==> flow/design.v <==
module fifo # (
	parameter DATA_WIDTH = 32,
	parameter DEPTH = 16,
	parameter LOG2DEPTH = 4
) (
	input clk,
	input reset_n,
	input i_flush,
	input [DATA_WIDTH-1:0] i_data,
	input i_write_enable,
	output o_full,
	output [DATA_WIDTH-1:0] o_data,
	input i_read_enable,
	output o_empty,
	output o_almost_empty
);
	reg [DATA_WIDTH-1:0] ram [0:DEPTH-1];
	reg [LOG2DEPTH-1:0] r_read_addr, r_write_addr;
	reg [LOG2DEPTH:0] r_count;
	wire w_enqueue, w_dequeue;
	assign w_dequeue = i_read_enable & !o_empty;
	assign w_enqueue = i_write_enable & (!o_full | i_read_enable);
	always @(posedge clk or negedge reset_n) begin
		if (!reset_n) begin
			r_write_addr <= 0;
		end else begin
			if (i_flush) begin
				r_write_addr <= 0;
			end else if (w_enqueue) begin
				if (r_write_addr == DEPTH-1) begin
					r_write_addr <= 0;
				end else begin
					r_write_addr <= r_write_addr + 1;
				end
			end
		end
	end
	integer  i;
	always @(posedge clk or negedge reset_n) begin
		if (!reset_n) begin
			for (i = 0; i < DEPTH; i = i + 1) begin
				ram[i] <= 0;
			end
		end else if (w_enqueue) begin
			ram[r_write_addr] <= i_data;
		end
	end
	always @(posedge clk or negedge reset_n) begin
		if (!reset_n) begin
			r_read_addr <= 0;
		end else begin
			if (i_flush) begin
				r_read_addr <= 0;
			end else if (w_dequeue) begin
				if (r_read_addr == DEPTH-1) begin
					r_read_addr <= 0;
				end else begin
					r_read_addr <= r_read_addr + 1;
				end
			end
		end
	end
	always @(posedge clk or negedge reset_n) begin
		if (!reset_n) begin
			r_count <= 0;
		end else begin
			if (i_flush) begin
				r_count <= 0;
			end else begin
				if (!o_full & i_write_enable & !w_dequeue) begin
					r_count <= r_count + 1;
				end else if (w_dequeue & !i_write_enable) begin
					r_count <= r_count - 1;
				end
			end
		end
	end
	assign o_full = (r_count == DEPTH);
	assign o_empty = (r_count == 0);
	assign o_almost_empty = (r_count <= 1);
	assign o_data = ~o_empty ? ram[r_read_addr] : 0;
endmodule
module command_control #(
	parameter RESET_CYCLES = 100
) (
	input wire clk,
	input wire reset_n,
	output wire [(32 - 1):0] o_addr,
	output wire [(32 - 1):0] o_write_data,
	output wire o_write_valid,
	input wire i_write_ready,
	input wire [(32 - 1):0] i_read_data,
	output wire o_read_req,
	input wire i_read_valid,
	input wire [((1 + 4 + 4 + 16) - 1):0] usb_flit_data,
	output wire [(8 - 1):0] o_response,
	input wire usb_rd_n,
	input wire usb_wr_n,
	input wire usb_ce_n,
	output wire usb_isout,
	output wire o_sw_reset_n
);
	wire w_parity;
	wire [4-1:0] w_flit_type;
	wire [4-1:0] w_flit_data_len;
	wire [16-1:0] w_flit_payload;
	assign {w_parity, w_flit_type, w_flit_data_len, w_flit_payload} = usb_flit_data;
	wire w_parity_error;
	assign w_parity_error = ^usb_flit_data != 0;
	reg [(32 - 1):0] r_addr;
	localparam STATE_W = 11;
	localparam STATE_WAIT_B = 0;
	localparam STATE_WAIT = 1 << STATE_WAIT_B;				 
	localparam STATE_READ_ADDR_B = 1;
	localparam STATE_READ_ADDR = 1 << STATE_READ_ADDR_B;	 
	localparam STATE_WAIT_READ_B = 2;
	localparam STATE_WAIT_READ = 1 << STATE_WAIT_READ_B;	 
	localparam STATE_SEND_READY_B = 3;
	localparam STATE_SEND_READY = 1 << STATE_SEND_READY_B;	 
	localparam STATE_SEND_DATA_B = 4;
	localparam STATE_SEND_DATA = 1 << STATE_SEND_DATA_B;	 
	localparam STATE_WRITE_ADDR_B = 5;
	localparam STATE_WRITE_ADDR = 1 << STATE_WRITE_ADDR_B;	 
	localparam STATE_WRITE_UPPER_B = 6;
	localparam STATE_WRITE_UPPER = 1 << STATE_WRITE_UPPER_B; 
	localparam STATE_WRITE_LOWER_B = 7;
	localparam STATE_WRITE_LOWER = 1 << STATE_WRITE_LOWER_B; 
	localparam STATE_SYNC_WRITE_B = 8;
	localparam STATE_SYNC_WRITE = 1 << STATE_SYNC_WRITE_B;	 
	localparam STATE_RESET_B = 9;
	localparam STATE_RESET = 1 << STATE_RESET_B;			 
	localparam STATE_RESPOND_B = 10;
	localparam STATE_RESPOND = 1 << STATE_RESPOND_B;		 
	reg [STATE_W-1:0] r_state;
	reg [(8 - 1):0] r_response;
	reg [16-1:0] r_recv_data_count;
	wire w_read_enable;
	wire w_write_enable;
	reg r_usb_ce_n;
	always @(posedge clk or negedge reset_n) begin
		if (!reset_n) begin
			r_usb_ce_n <= 1'b1;
		end else begin
			r_usb_ce_n <= usb_ce_n;
		end
	end
	assign w_read_enable = r_usb_ce_n == 1'b1 && usb_ce_n == 1'b0 && usb_rd_n == 1'b0;
	assign w_write_enable = r_usb_ce_n == 1'b1 && usb_ce_n == 1'b0 && usb_wr_n == 1'b0;
	reg [4-1:0] r_write_data_len;
	reg [(32 - 1):0] r_write_data;
	reg [16:0] r_write_data_count;
	wire w_write_buf_dequeue;
	reg r_write_buf_enqueue;
	wire w_write_buf_flush;
	wire w_write_buf_empty;
	wire [(32 - 1):0] w_write_buf_data;
	fifo write_buffer (
		.clk(clk),
		.reset_n(reset_n),
		.i_flush(w_write_buf_flush),
		.i_data(r_write_data),
		.i_write_enable(r_write_buf_enqueue),
		.o_full(),
		.o_data(w_write_buf_data),
		.i_read_enable(w_write_buf_dequeue),
		.o_empty(w_write_buf_empty),
		.o_almost_empty()
	);
	assign w_write_buf_dequeue = o_write_valid && i_write_ready;
	assign w_write_buf_flush = r_state[STATE_WAIT_B] && !w_write_buf_empty;
	reg [4-1:0] r_read_data_len;
	reg [16:0] r_read_data_count;
	reg r_read_buf_dequeue;
	wire w_read_buf_enqueue;
	wire w_read_buf_empty;
	wire [(32 - 1):0] w_read_buf_data;
	wire w_read_buf_flush;
	reg r_read_valid;  
	fifo read_buffer (
		.clk(clk),
		.reset_n(reset_n),
		.i_data(i_read_data),
		.i_write_enable(w_read_buf_enqueue),
		.i_flush(w_read_buf_flush),
		.o_full(),
		.o_data(w_read_buf_data),
		.i_read_enable(r_read_buf_dequeue),
		.o_empty(w_read_buf_empty),
		.o_almost_empty()
	);
	always @(posedge clk or negedge reset_n) begin
		if (!reset_n) begin
			r_read_valid <= 0;
		end else begin
			r_read_valid <= i_read_valid;
		end
	end
	assign w_read_buf_enqueue = r_state[STATE_WAIT_READ_B] && i_read_valid && r_read_data_count <= r_read_data_len;
	assign o_read_req = r_state[STATE_WAIT_READ_B] & !r_read_valid;
	assign w_read_buf_flush = r_state[STATE_WAIT_B] && !w_read_buf_empty;
	wire w_state_reset;
	assign w_state_reset = usb_flit_data[(1 + 4 + 4 + 16)-1:8] == 17'h0FF_FF && w_read_enable;
	localparam RESET_COUNT_W = $clog2(RESET_CYCLES);
	reg [RESET_COUNT_W-1:0] r_reset_count;
	always @(posedge clk or negedge reset_n) begin
		if (!reset_n) begin
			r_state <= STATE_WAIT;
			r_recv_data_count <= 0;
			r_write_data <= 0;
			r_read_data_len <= 0;
			r_write_data_len <= 0;
			r_addr <= 0;
			r_write_buf_enqueue <= 0;
			r_response <= 8'hff;
			r_reset_count <= 0;
		end else begin
			r_write_buf_enqueue <= 0;
			if (w_state_reset) begin
				r_state <= STATE_WAIT;
			end else begin
				case (r_state)
					STATE_WAIT: begin
						if (w_write_enable) begin
							if (w_parity_error) begin
								r_response <= 8'h01;
								r_state <= STATE_RESPOND;
							end else begin
								case (w_flit_type)
									4'h0: begin
										r_state <= STATE_READ_ADDR;
										r_read_data_len <= w_flit_data_len;
										r_addr <= {w_flit_payload, 16'h0000};
									end
									4'h2: begin
										r_state <= STATE_WRITE_ADDR;
										r_write_data_len <= w_flit_data_len;
										r_recv_data_count <= 0;
										r_addr <= {w_flit_payload, 16'h0000};
									end
									4'h6: begin
										r_state <= STATE_RESET;
										r_reset_count <= 0;
									end
									default: begin
										r_response <= 8'h02;
										r_state <= STATE_RESPOND;
									end
								endcase
							end
						end
					end
					STATE_READ_ADDR: begin
						if (w_write_enable) begin
							if (w_parity_error) begin
								r_response <= 8'h01;
								r_state <= STATE_RESPOND;
							end else if (w_flit_type == 4'h1) begin
								r_addr[(16 - 1):0] <= w_flit_payload;
								r_state <= STATE_WAIT_READ;
							end else begin
								r_response <= 8'h01;
								r_state <= STATE_RESPOND;
							end
						end
					end
					STATE_WRITE_ADDR: begin
						if (w_write_enable) begin
							if (w_parity_error) begin
								r_response <= 8'h01;
								r_state <= STATE_RESPOND;
							end else if (w_flit_type == 4'h3) begin
								r_addr[(16 - 1):0] <= w_flit_payload;
								r_state <= STATE_WRITE_UPPER;
							end else begin
								r_response <= 8'h02;
								r_state <= STATE_RESPOND;
							end
						end
					end
					STATE_WRITE_UPPER: begin
						if (w_write_enable) begin
							if (w_parity_error) begin
								r_response <= 8'h01;
								r_state <= STATE_RESPOND;
							end else if (w_flit_type == 4'h4) begin
								r_state <= STATE_WRITE_LOWER;
								r_write_data <= {w_flit_payload, 16'h0000};
							end else begin
								r_response <= 8'h02;
								r_state <= STATE_RESPOND;
							end
						end
					end
					STATE_WRITE_LOWER: begin
						if (w_write_enable) begin
							if (w_parity_error) begin
								r_response <= 8'h01;
								r_state <= STATE_RESPOND;
							end else if (w_flit_type == 4'h5) begin
								r_write_data[(16 - 1):0] <= w_flit_payload;
								r_write_buf_enqueue <= 1;
								if (r_recv_data_count == r_write_data_len) begin
									r_state <= STATE_SYNC_WRITE;
								end else begin
									r_recv_data_count <= r_recv_data_count + 1;
									r_state <= STATE_WRITE_UPPER;
								end
							end else begin
								r_response <= 8'h02;
								r_state <= STATE_RESPOND;
							end
						end
					end
					STATE_SYNC_WRITE: begin
						if (w_write_buf_empty && !r_write_buf_enqueue) begin
							r_response <= 8'h00;
							r_state <= STATE_RESPOND;
						end
					end
					STATE_WAIT_READ: begin
						if (r_read_data_count == r_read_data_len + 1) begin
							r_state <= STATE_SEND_READY;
						end
					end
					STATE_SEND_READY: begin
						if (w_read_enable) begin
							r_state <= STATE_SEND_DATA;
						end
					end
					STATE_SEND_DATA: begin
						if (w_read_buf_empty) begin
							r_response <= 8'h00;
							r_state <= STATE_RESPOND;
						end
					end
					STATE_RESET: begin
						if (r_reset_count == RESET_CYCLES) begin
							r_state <= STATE_RESPOND;
							r_response <= 8'h00;
						end else begin
							r_reset_count <= r_reset_count + 1;
						end
					end
					STATE_RESPOND: begin
						if (w_read_enable) begin
							r_state <= STATE_WAIT;
						end
					end
				endcase
			end
		end
	end
	always @(posedge clk or negedge reset_n) begin
		if (!reset_n) begin
			r_read_data_count <= 0;
		end else begin
			if (r_state[STATE_READ_ADDR_B]) begin
				r_read_data_count <= 0;
			end else if (r_state[STATE_WAIT_READ_B] && r_read_data_count <= r_read_data_len) begin
				if (i_read_valid) begin
					r_read_data_count <= r_read_data_count + 1;
				end
			end
		end
	end
	always @(posedge clk or negedge reset_n) begin
		if (!reset_n) begin
			r_write_data_count <= 0;
		end else begin
			if (r_state[STATE_WRITE_ADDR_B]) begin
				r_write_data_count <= 0;
			end else if (w_write_buf_dequeue) begin
				r_write_data_count <= r_write_data_count + 1;
			end
		end
	end
	reg [1:0] r_byte_count;
	always @(posedge clk or negedge reset_n) begin
		if (!reset_n) begin
			r_byte_count <= 0;
			r_read_buf_dequeue <= 0;
		end else begin
			r_read_buf_dequeue <= 0;
			if (r_state[STATE_SEND_DATA_B]) begin
				if (w_read_enable) begin
					if (r_byte_count == 3) begin
						r_byte_count <= 0;
						r_read_buf_dequeue <= 1;
					end else begin
						r_byte_count <= r_byte_count + 1;
					end
				end
			end
		end
	end
	reg [(8 - 1):0] r_response_out;
	reg [1:0] r_isout_pipe;
	always @(posedge clk or negedge reset_n) begin
		if (!reset_n) begin
			r_response_out <= 8'hff;
			r_isout_pipe <= 0;
		end else begin
			r_isout_pipe <= {r_isout_pipe[0], (usb_ce_n == 1'b0 && usb_rd_n == 1'b0)};
			if (w_read_enable) begin
				case (r_state)
					STATE_SEND_READY: begin
						r_response_out <= 8'h03;
					end
					STATE_SEND_DATA: begin
						r_response_out <= w_read_buf_data[r_byte_count * 8 +: 8];
					end
					STATE_RESPOND: begin
						r_response_out <= r_response;
					end
					default: begin
						r_response_out <= 8'hff;
					end
				endcase
			end
		end
	end
	assign o_response = r_response_out;
	assign usb_isout = r_isout_pipe[1];
	assign o_addr = (r_state[STATE_WAIT_READ_B]) ? r_addr + (r_read_data_count * 4) :
					(o_write_valid) ? r_addr + (r_write_data_count * 4) : 0;
	assign o_write_data = w_write_buf_data;
	assign o_write_valid = (r_state[STATE_WRITE_UPPER_B] || r_state[STATE_WRITE_LOWER_B] ||
							r_state[STATE_SYNC_WRITE_B]) && !w_write_buf_empty;
	assign o_sw_reset_n = r_state[STATE_RESET_B] ? 1'b0 : 1'b1;
endmodule
`timescale 1 ns / 1 ps
	module usb_interface_v1_0_M00_AXI #
	(
		parameter  C_M_START_DATA_VALUE	= 32'h00000000,
		parameter  C_M_TARGET_SLAVE_BASE_ADDR	= 32'h00000000,
		parameter integer C_M_AXI_ADDR_WIDTH	= 32,
		parameter integer C_M_AXI_DATA_WIDTH	= 32,
		parameter integer C_M_TRANSACTIONS_NUM	= 4
	)
	(
		input wire [(32 - 1):0] i_addr,
		input wire [(32 - 1):0] i_write_data,
		input wire i_write_valid,
		output wire o_write_ready,
		output wire [(32 - 1):0] o_read_data,
		input wire i_read_req,
		output wire o_read_data_valid,
		input wire  M_AXI_ACLK,
		input wire  M_AXI_ARESETN,
		output wire [C_M_AXI_ADDR_WIDTH-1 : 0] M_AXI_AWADDR,
		output wire [2 : 0] M_AXI_AWPROT,
		output wire  M_AXI_AWVALID,
		input wire  M_AXI_AWREADY,
		output wire [C_M_AXI_DATA_WIDTH-1 : 0] M_AXI_WDATA,
		output wire [C_M_AXI_DATA_WIDTH/8-1 : 0] M_AXI_WSTRB,
		output wire  M_AXI_WVALID,
		input wire  M_AXI_WREADY,
		input wire [1 : 0] M_AXI_BRESP,
		input wire  M_AXI_BVALID,
		output wire  M_AXI_BREADY,
		output wire [C_M_AXI_ADDR_WIDTH-1 : 0] M_AXI_ARADDR,
		output wire [2 : 0] M_AXI_ARPROT,
		output wire  M_AXI_ARVALID,
		input wire  M_AXI_ARREADY,
		input wire [C_M_AXI_DATA_WIDTH-1 : 0] M_AXI_RDATA,
		input wire [1 : 0] M_AXI_RRESP,
		input wire  M_AXI_RVALID,
		output wire  M_AXI_RREADY
	);
	reg r_axi_awvalid, r_axi_wvalid, r_axi_bready;
	reg r_axi_arvalid, r_axi_rready;
	reg [C_M_AXI_ADDR_WIDTH-1 : 0] 	r_axi_awaddr;
	reg [C_M_AXI_DATA_WIDTH-1 : 0] 	r_axi_wdata;
	reg [C_M_AXI_ADDR_WIDTH-1 : 0] 	r_axi_araddr;
	reg [C_M_AXI_DATA_WIDTH-1 : 0] r_read_data;
	reg r_rvalid;
	reg r_read_req, r_read_req_delayed;
	reg r_write_valid, r_write_valid_delayed;
	reg r_axi_awready, r_axi_wready;
	wire w_raise_read_req;
	wire w_raise_write_valid;
	assign w_raise_read_req = r_read_req && ~r_read_req_delayed;
	assign w_raise_write_valid = r_write_valid && ~r_write_valid_delayed;
	assign M_AXI_AWADDR	= C_M_TARGET_SLAVE_BASE_ADDR + r_axi_awaddr;
	assign M_AXI_WDATA	= r_axi_wdata;
	assign M_AXI_AWPROT	= 3'b000;
	assign M_AXI_AWVALID	= r_axi_awvalid;
	assign M_AXI_WVALID	= r_axi_wvalid;
	assign M_AXI_WSTRB	= 4'b1111;
	assign M_AXI_BREADY	= r_axi_bready;
	assign M_AXI_ARADDR	= C_M_TARGET_SLAVE_BASE_ADDR + r_axi_araddr;
	assign M_AXI_ARVALID	= r_axi_arvalid;
	assign M_AXI_ARPROT	= 3'b001;
	assign M_AXI_RREADY = i_read_req;
	assign o_write_ready = r_axi_awready && r_axi_wready;
	assign o_read_data_valid = r_rvalid;
	assign o_read_data = r_read_data;
	always @(posedge M_AXI_ACLK) begin
		if (M_AXI_ARESETN == 0) begin
			r_read_req <= 0;
			r_read_req_delayed <= 0;
			r_write_valid <= 0;
			r_write_valid_delayed <= 0;
		end else begin
			r_read_req <= i_read_req;
			r_read_req_delayed <= r_read_req;
			r_write_valid <= i_write_valid;
			r_write_valid_delayed <= r_write_valid;
		end
	end
	always @(posedge M_AXI_ACLK) begin
		if (M_AXI_ARESETN == 0) begin
			r_axi_awvalid <= 1'b0;
		end else begin
			if (w_raise_write_valid) begin
				r_axi_awvalid <= 1'b1;
			end else if (M_AXI_AWREADY && r_axi_awvalid) begin
				r_axi_awvalid <= 1'b0;
			end
		end
	end
	always @(posedge M_AXI_ACLK) begin
		if (M_AXI_ARESETN == 0) begin
			r_axi_wvalid <= 1'b0;
		end else if (w_raise_write_valid) begin
			r_axi_wvalid <= 1'b1;
 		end else if (M_AXI_WREADY && r_axi_wvalid) begin
			r_axi_wvalid <= 1'b0;
		end
	end
	always @(posedge M_AXI_ACLK) begin
		if (M_AXI_ARESETN == 0) begin
			r_axi_awready <= 1'b0;
			r_axi_wready <= 1'b0;
		end else begin
			if (r_axi_awready && r_axi_wready) begin
				r_axi_awready <= 1'b0;
				r_axi_wready <= 1'b0;
			end else begin
				if (M_AXI_AWREADY) begin
					r_axi_awready <= 1'b1;
				end
				if (M_AXI_WREADY) begin
					r_axi_wready <= 1'b1;
				end
			end
		end
	end
	always @(posedge M_AXI_ACLK) begin
		if (M_AXI_ARESETN == 0) begin
			r_axi_bready <= 1'b0;
		end else if (M_AXI_BVALID && ~r_axi_bready) begin
			r_axi_bready <= 1'b1;
		end else if (r_axi_bready) begin
			r_axi_bready <= 1'b0;
		end
	end
	always @(posedge M_AXI_ACLK) begin
		if (M_AXI_ARESETN == 0) begin
			r_axi_arvalid <= 1'b0;
		end else if (w_raise_read_req) begin
			r_axi_arvalid <= 1'b1;
		end	else if (M_AXI_ARREADY && r_axi_arvalid) begin
				r_axi_arvalid <= 1'b0;
		end
	end
	always @(posedge M_AXI_ACLK) begin
		if (M_AXI_ARESETN == 0) begin
			r_read_data <= 0;
			r_rvalid <= 0;
		end else begin
			r_rvalid <= M_AXI_RVALID;
			if (M_AXI_RVALID) begin
				r_read_data <= M_AXI_RDATA;
			end
		end
	end
	always @(posedge M_AXI_ACLK) begin
		if (M_AXI_ARESETN == 0) begin
			r_axi_awaddr <= 0;
		end else if (w_raise_write_valid) begin
			r_axi_awaddr <= i_addr;
		end
	end
	always @(posedge M_AXI_ACLK) begin
		if (M_AXI_ARESETN == 0) begin
			r_axi_wdata <= C_M_START_DATA_VALUE;
		end else if (w_raise_write_valid) begin
			r_axi_wdata <= i_write_data;
		end
	end
	always @(posedge M_AXI_ACLK) begin
		if (M_AXI_ARESETN == 0) begin
			r_axi_araddr <= 0;
		end else if (w_raise_read_req) begin
			r_axi_araddr <= i_addr;
		end
	end
endmodule
`timescale 1 ns / 1 ps
module usb_interface_v1_0 #
(
	parameter RESET_CYCLES = 100,
	parameter  C_M00_AXI_START_DATA_VALUE	= 32'h00000000,
	parameter  C_M00_AXI_TARGET_SLAVE_BASE_ADDR	= 32'h00000000,
	parameter integer C_M00_AXI_ADDR_WIDTH	= 32,
	parameter integer C_M00_AXI_DATA_WIDTH	= 32,
	parameter integer C_M00_AXI_TRANSACTIONS_NUM	= 4
) (
	input wire [(8 - 1):0] usb_data_in,
	output wire [(8 - 1):0] usb_data_out,
	output wire usb_data_oe,
	input wire [(1 + 4 + 4 + 16)-8-1:0] usb_addr,
	input wire usb_rd_n,
	input wire usb_wr_n,
	input wire usb_ce_n,
	output wire sw_reset_n,
	input wire  m00_axi_aclk,
	input wire  m00_axi_aresetn,
	output wire [C_M00_AXI_ADDR_WIDTH-1 : 0] m00_axi_awaddr,
	output wire [2 : 0] m00_axi_awprot,
	output wire  m00_axi_awvalid,
	input wire  m00_axi_awready,
	output wire [C_M00_AXI_DATA_WIDTH-1 : 0] m00_axi_wdata,
	output wire [C_M00_AXI_DATA_WIDTH/8-1 : 0] m00_axi_wstrb,
	output wire  m00_axi_wvalid,
	input wire  m00_axi_wready,
	input wire [1 : 0] m00_axi_bresp,
	input wire  m00_axi_bvalid,
	output wire  m00_axi_bready,
	output wire [C_M00_AXI_ADDR_WIDTH-1 : 0] m00_axi_araddr,
	output wire [2 : 0] m00_axi_arprot,
	output wire  m00_axi_arvalid,
	input wire  m00_axi_arready,
	input wire [C_M00_AXI_DATA_WIDTH-1 : 0] m00_axi_rdata,
	input wire [1 : 0] m00_axi_rresp,
	input wire  m00_axi_rvalid,
	output wire  m00_axi_rready
);
	wire [(32 - 1):0] w_addr_from_usb;
	wire [(32 - 1):0] w_usb_write_data;
	wire w_usb_write_valid;
	wire w_usb_write_ready;
	wire [(32 - 1):0] w_usb_read_data;
	wire w_usb_read_req;
	wire w_usb_read_valid;
	wire w_is_output;
	wire [(8 - 1):0] w_usb_in_data;
	wire [(8 - 1):0] w_usb_out_data;
	usb_interface_v1_0_M00_AXI # (
		.C_M_START_DATA_VALUE(C_M00_AXI_START_DATA_VALUE),
		.C_M_TARGET_SLAVE_BASE_ADDR(C_M00_AXI_TARGET_SLAVE_BASE_ADDR),
		.C_M_AXI_ADDR_WIDTH(C_M00_AXI_ADDR_WIDTH),
		.C_M_AXI_DATA_WIDTH(C_M00_AXI_DATA_WIDTH),
		.C_M_TRANSACTIONS_NUM(C_M00_AXI_TRANSACTIONS_NUM)
	) usb_interface_v1_0_M00_AXI_inst (
		.i_addr(w_addr_from_usb),
		.i_write_data(w_usb_write_data),
		.i_write_valid(w_usb_write_valid),
		.o_write_ready(w_usb_write_ready),
		.o_read_data(w_usb_read_data),
		.i_read_req(w_usb_read_req),
		.o_read_data_valid(w_usb_read_valid),
		.M_AXI_ACLK(m00_axi_aclk),
		.M_AXI_ARESETN(m00_axi_aresetn),
		.M_AXI_AWADDR(m00_axi_awaddr),
		.M_AXI_AWPROT(m00_axi_awprot),
		.M_AXI_AWVALID(m00_axi_awvalid),
		.M_AXI_AWREADY(m00_axi_awready),
		.M_AXI_WDATA(m00_axi_wdata),
		.M_AXI_WSTRB(m00_axi_wstrb),
		.M_AXI_WVALID(m00_axi_wvalid),
		.M_AXI_WREADY(m00_axi_wready),
		.M_AXI_BRESP(m00_axi_bresp),
		.M_AXI_BVALID(m00_axi_bvalid),
		.M_AXI_BREADY(m00_axi_bready),
		.M_AXI_ARADDR(m00_axi_araddr),
		.M_AXI_ARPROT(m00_axi_arprot),
		.M_AXI_ARVALID(m00_axi_arvalid),
		.M_AXI_ARREADY(m00_axi_arready),
		.M_AXI_RDATA(m00_axi_rdata),
		.M_AXI_RRESP(m00_axi_rresp),
		.M_AXI_RVALID(m00_axi_rvalid),
		.M_AXI_RREADY(m00_axi_rready)
	);
	assign w_usb_in_data = usb_data_in;
	assign usb_data_out = w_usb_out_data;
	assign usb_data_oe = w_is_output;
	command_control #(
		.RESET_CYCLES(RESET_CYCLES)
	) command_control_inst (
		.clk(m00_axi_aclk),
		.reset_n(m00_axi_aresetn),
		.o_addr(w_addr_from_usb),
		.o_write_data(w_usb_write_data),
		.o_write_valid(w_usb_write_valid),
		.i_write_ready(w_usb_write_ready),
		.i_read_data(w_usb_read_data),
		.o_read_req(w_usb_read_req),
		.i_read_valid(w_usb_read_valid),
		.o_sw_reset_n(sw_reset_n),
		.o_response(w_usb_out_data),
		.usb_rd_n(usb_rd_n),
		.usb_wr_n(usb_wr_n),
		.usb_ce_n(usb_ce_n),
		.usb_flit_data({usb_addr, w_usb_in_data}),
		.usb_isout(w_is_output)
	);
endmodule
== Step by step through the tools: usb_interface_v1_0 ==
What the tools print for usb_interface_v1_0, step after step.
Line numbers count from 1 in the design file above.
Library cell names are shortened.
The mark - stands for no value.

* Top: usb_interface_v1_0
* Clock input: m00_axi_aclk
* Cell library: sky130hd
* Library corner: tt_025C_1v80

== After elaboration ==
Counts by Yosys on the flattened word-level netlist (proc, flatten, opt, wreduce). Print and check cells are left out. Cells with the same type and inputs are merged into one.

* Bits in registers: 1353
* Word-level cells: 459
* Output and inout port bits: 121

* $lt $le $gt $ge: 1
* Bitwise gates (word level): 22
* Equality and inequality tests: 122
* Reductions and logical operators: 105
* Shift-type cells: 1
* Multiplexer cells: 120
* $add $sub $neg: 16

{| class="wikitable"
|+ Operators with widths
! kind !! count
|-
| 32-bit parallel mux with 16-bit select || 2
|-
| 16-bit two-way mux || 22
|-
| 11-bit two-way mux || 21
|-
| 8-bit two-way mux || 18
|-
| 4-bit == test with constant B || 32
|-
| 32-bit two-way mux || 4
|-
| 11-bit parallel mux with 11-bit select || 1
|-
| 17-bit two-way mux || 5
|-
| 4-bit by 3-bit == test with 1-bit output with constant B || 19
|-
| 2-bit AND reduction || 34
|-
| 32-bit by 19-bit adder with 32-bit output || 2
|-
| 8-bit parallel mux with 8-bit select || 1
|-
| 16-bit parallel mux with 2-bit select || 2
|-
| 16-bit parallel mux with 3-bit select || 1
|-
| 4-bit two-way mux || 12
|-
| 4-bit by 2-bit == test with 1-bit output with constant B || 10
|-
| 17-bit by 1-bit adder with 17-bit output with constant B || 2
|-
| 11-bit parallel mux with 3-bit select || 1
|-
| 17-bit by 32-bit == test with 1-bit output || 1
|-
| 32-bit by 6-bit indexed select with 8-bit output || 1
|-
| 32-bit nonzero test || 1
|-
| 3-bit by 1-bit != test with 1-bit output with constant B || 10
|-
| 5-bit two-way mux || 6
|-
| 7-bit two-way mux || 4
|-
| 2-bit nonzero test || 13
|-
| 25-bit parity || 1
|-
| 2-bit by 1-bit != test with 1-bit output with constant B || 12
|-
| 8-bit parallel mux with 3-bit select || 1
|}

Other operator kinds: 51; their cells: 148.

== Depth ==
Yosys ltp: most cells in a row. Word level: on the elaborated netlist, between registers, memories and ports. Mapped: between sequential cells and ports; inverters and the memories' decode and read muxes count.

* Word-level depth: 9
* ABC_AREA: 0
* Depth in mapped cells: 15
* Depth with buffers taken out: 14

== After synthesis ==
The flow's flattened synthesis, as Yosys stat reports it; memories are mapped. The netlist is that of the ABC_AREA named above (0 if unset); the other value can give another one.

{| class="wikitable"
|+ Cell types
! cell !! count !! total area (um^2)
|-
| dfrtp_1 || 1196 || 2.99E+04
|-
| mux2_2 || 1073 || 1.21E+04
|-
| dfxtp_1 || 139 || 2.78E+03
|-
| a22oi_1 || 254 || 1.91E+03
|-
| clkbuf_1 || 301 || 1.13E+03
|-
| ha_1 || 81 || 1.01E+03
|-
| a21oi_1 || 177 || 885.85
|-
| nand2_1 || 231 || 867.082
|-
| a22o_1 || 90 || 788.256
|-
| nor2_1 || 204 || 765.734
|-
| nand3_1 || 135 || 675.648
|-
| mux2i_1 || 63 || 630.605
|-
| o21ai_0 || 123 || 615.59
|-
| a221oi_1 || 67 || 586.813
|-
| nand4_1 || 93 || 581.808
|-
| xnor2_1 || 55 || 481.712
|-
| and3_1 || 61 || 381.616
|-
| o221ai_1 || 40 || 350.336
|}

Not listed: further types 74, cells in them 742.

* Mapped flip-flops: 1348
* Sequential area: 0.033053 mm^2
* Buffer cells: 433
* Cell area after synthesis: 0.0617392 mm^2
* Cells in the netlist: 5125

The figures by module come from a second, unflattened synthesis with its own total; it is not the netlist above.

* Cell total of the unflattened synthesis: 5322
* Area (unflattened synthesis): 0.0641565 mm^2

Rows give one instance, submodules left out.

{| class="wikitable"
|+ By module
! module !! area (mm^2) !! seq. area (mm^2) !! instances !! cells
|-
| fifo || 0.0242095 || 0.0131376 || 2 || 1843
|-
| command_control (RESET_CYCLES=100) || 0.010405 || 0.0039951 || 1 || 1105
|-
| usb_interface_v1_0_M00_AXI || 0.0053326 || 0.0027827 || 1 || 531
|-
| usb_interface_v1_0 || 0 || 0 || 1 || 0
|}

== Path before layout ==
OpenSTA on the mapped netlist: ideal clock, no wires. The path of least setup slack (recovery checks aside). Input and output delay are each 20% of the period. Register names are those of the netlist, which keeps one name where synthesis merged equal registers.

* Kind: input -> register
* Start: in usb_addr[12]
* End: reg command_control_inst.r_recv_data_count[13]
* Path slack: 5.362 ns
* Driving pins on the path: 10
* Required time: 9.935 ns
* Clock period: 10.0 ns
* Buffers on the path: 0
* Library setup time: 0.065 ns
* Data arrival time: 4.573 ns
* Path delay: 2.638 ns
* Synthesis period reached: 4.638 ns

"path delay" = arrival - input delay + setup time.
"driving pins on the path" counts driving pins, that of a launching flip-flop among them; a cell with two outputs on the path counts twice.
"synthesis period reached" = period - worst setup slack (recovery checks aside). The figure is calculated, with input and output delays left at 20% of the set period.
The rows between start and end are the longest chain of elaborated cells between them; the timing report does not say that the signal goes this way. Where chains are equally long, one stands for them.
Each line given opens the expression or statement behind the cell; cells for indexed reads and writes are added by Yosys, which also makes memories of some case tables.
A register here has more assigning lines than the two given.

* Path through: inv_1 -> ha_1 -> xnor2_1 -> xnor2_1 -> xnor3_1 -> xnor2_1 -> a41oi_1 -> or4_1 -> or3_1 -> nand2_1
* Cells in the longest elaborated chain: 5

{| class="wikitable"
|+ RTL lines, path post-synthesis
! what !! RTL line !! RTL
|-
| start, declared || 613 || <nowiki>input wire [(1 + 4 + 4 + 16)-8-1:0] usb_addr,</nowiki>
|-
| 4-bit by 3-bit == test with 1-bit output || 299 || <nowiki>end else if (w_flit_type == 4'h5) begin</nowiki>
|-
| 16-bit two-way mux || 299 ||
|-
| 16-bit two-way mux || 296 || <nowiki>if (w_parity_error) begin</nowiki>
|-
| 16-bit two-way mux || 295 || <nowiki>if (w_write_enable) begin</nowiki>
|-
| 16-bit parallel mux with 2-bit select || 221 || <nowiki>case (r_state)</nowiki>
|-
| end, assigned || 208 || <nowiki>r_recv_data_count <= 0;</nowiki>
|-
| end, assigned || 305 || <nowiki>r_recv_data_count <= r_recv_data_count + 1;</nowiki>
|-
| end, declared || 136 || <nowiki>reg [16-1:0] r_recv_data_count;</nowiki>
|}

== Path in the finished layout ==
From the final timing report of stored run 1: the path of least setup slack in the routed layout; clock arrival at registers is part of the times.

* Kind: register -> register
* Start: reg command_control_inst.read_buffer.r_read_addr[1]
* End: reg command_control_inst.r_response_out[4]
* Driving pins on the path: 13
* Required time: 6.21 ns
* Clock period: 5.49 ns
* Buffers on the path: 2
* Path slack: 1.30 ns
* Data arrival time: 4.91 ns
* Library setup time: 0.05 ns

The rows between start and end are the longest chain of elaborated cells between them; the timing report does not say that the signal goes this way. Where chains are equally long, one stands for them.
A register here has more assigning lines than the two given.

* Path through: dfrtp_1 -> inv_1 -> ha_1 -> buf_4 -> or4_1 -> nor2_2 -> buf_4 -> a222oi_1 -> nand4_1 -> o21ai_0 -> o311ai_0 -> o211a_1 -> o22a_1
* Cells in the longest elaborated chain: 5

{| class="wikitable"
|+ RTL lines, path after layout
! what !! RTL line !! RTL
|-
| start, declared || 18 || <nowiki>reg [LOG2DEPTH-1:0] r_read_addr, r_write_addr;</nowiki>
|-
| start, assigned || 50 || <nowiki>r_read_addr <= 0;</nowiki>
|-
| start, assigned || 58 || <nowiki>r_read_addr <= r_read_addr + 1;</nowiki>
|-
| 4-bit == test || 81 || <nowiki>assign o_data = ~o_empty ? ram[r_read_addr] : 0;</nowiki>
|-
| 32-bit parallel mux with 16-bit select || 81 ||
|-
| 32-bit two-way mux || 81 ||
|-
| 32-bit by 6-bit indexed select with 8-bit output || 410 || <nowiki>r_response_out <= w_read_buf_data[r_byte_count * 8 +: 8];</nowiki>
|-
| 8-bit parallel mux with 3-bit select || 405 || <nowiki>case (r_state)</nowiki>
|-
| end, assigned || 410 ||
|-
| end, assigned || 413 || <nowiki>r_response_out <= r_response;</nowiki>
|-
| end, declared || 396 || <nowiki>reg [(8 - 1):0] r_response_out;</nowiki>
|}

Subject: usb_interface_v1_0 on sky130hd, stored results

Hello all,

Measured results for usb_interface_v1_0: 3 stored runs of the Yosys and OpenROAD flow on sky130hd. The settings differ; the order carries no meaning. The constraints put input and output delay at 20% of the set period each and load the outputs with 0.01 pF.
"clock period reached" means the clock period less the worst setup slack. The figure is calculated, with input and output delays left at 20% of the set period.
"time used up by the worst setup path" means the part of the period allowed to the worst setup path (the constraints hold back 20% at inputs and 20% at outputs) less its slack; where the path has registers, the arrival times of their clocks count too.
"total power after layout": no workload was simulated; the value follows from the tool's default switching activity.

=== Stored run 1 ===
{| class="wikitable"
! Setting !! Value
|-
| CORE_UTILIZATION || 40
|-
| PLACE_DENSITY || 0.6
|-
| period_ns || 5.49
|-
| CAP_MARGIN || 20
|-
| CORE_MARGIN || 2
|-
| SLEW_MARGIN || 20
|-
! Result !! Value
|-
| Cell area after synthesis || 0.0617392 mm^2
|-
| Die area || 0.157506 mm^2
|-
| Standard-cell area of the final layout || 0.0710894 mm^2
|-
| Final utilization || 46.3%
|-
| Worst setup slack after layout || 1.300 ns
|-
| Total negative setup slack || 0.000 ns
|-
| Total power after layout || 24.393 mW
|-
| Clock period reached || 4.190 ns
|-
| Time used up by the worst setup path || 4.19 ns
|-
| Type of the worst setup path || register -> register
|}

=== Stored run 2 ===
{| class="wikitable"
! Setting !! Value
|-
| CELL_PAD_IN_SITES_GLOBAL_PLACEMENT || 0
|-
| CORE_ASPECT_RATIO || 1.11
|-
| CORE_MARGIN || 8
|-
| CORE_UTILIZATION || 53
|-
| CTS_CLUSTER_DIAMETER || 75
|-
| GPL_ROUTABILITY_DRIVEN || 1
|-
| PLACE_DENSITY_LB_ADDON || 0.18
|-
| SLEW_MARGIN || 20
|-
| TNS_END_PERCENT || 35
|-
| period_ns || 7.79
|-
| CAP_MARGIN || 20
|-
! Result !! Value
|-
| Cell area after synthesis || 0.0617392 mm^2
|-
| Die area || 0.12768 mm^2
|-
| Standard-cell area of the final layout || 0.0695655 mm^2
|-
| Final utilization || 59.9%
|-
| Worst setup slack after layout || 2.972 ns
|-
| Total negative setup slack || 0.000 ns
|-
| Total power after layout || 16.616 mW
|-
| Clock period reached || 4.818 ns
|-
| Time used up by the worst setup path || 3.26 ns
|-
| Type of the worst setup path || input -> register
|}

=== Stored run 3 ===
{| class="wikitable"
! Setting !! Value
|-
| ABC_AREA || 1
|-
| CAP_MARGIN || 35
|-
| CELL_PAD_IN_SITES_GLOBAL_PLACEMENT || 1
|-
| CORE_ASPECT_RATIO || 0.9
|-
| CORE_UTILIZATION || 23
|-
| CTS_CLUSTER_DIAMETER || 170
|-
| GPL_ROUTABILITY_DRIVEN || 1
|-
| GPL_TIMING_DRIVEN || 0
|-
| HOLD_SLACK_MARGIN || 0.23
|-
| MAX_ROUTING_LAYER || met5
|-
| MIN_ROUTING_LAYER || met2
|-
| SETUP_SLACK_MARGIN || 0.01
|-
| SLEW_MARGIN || 40
|-
| TNS_END_PERCENT || 80
|-
| period_ns || 3.94
|-
| CORE_MARGIN || 2
|-
! Result !! Value
|-
| Cell area after synthesis || 0.0625375 mm^2
|-
| Die area || 0.276097 mm^2
|-
| Standard-cell area of the final layout || 0.0752297 mm^2
|-
| Final utilization || 27.8%
|-
| Worst setup slack after layout || -0.020 ns
|-
| Total negative setup slack || -0.071 ns
|-
| Total power after layout || 30.754 mW
|-
| Clock period reached || 3.960 ns
|-
| Time used up by the worst setup path || 3.96 ns
|-
| Type of the worst setup path || register -> register
|}

Thanks
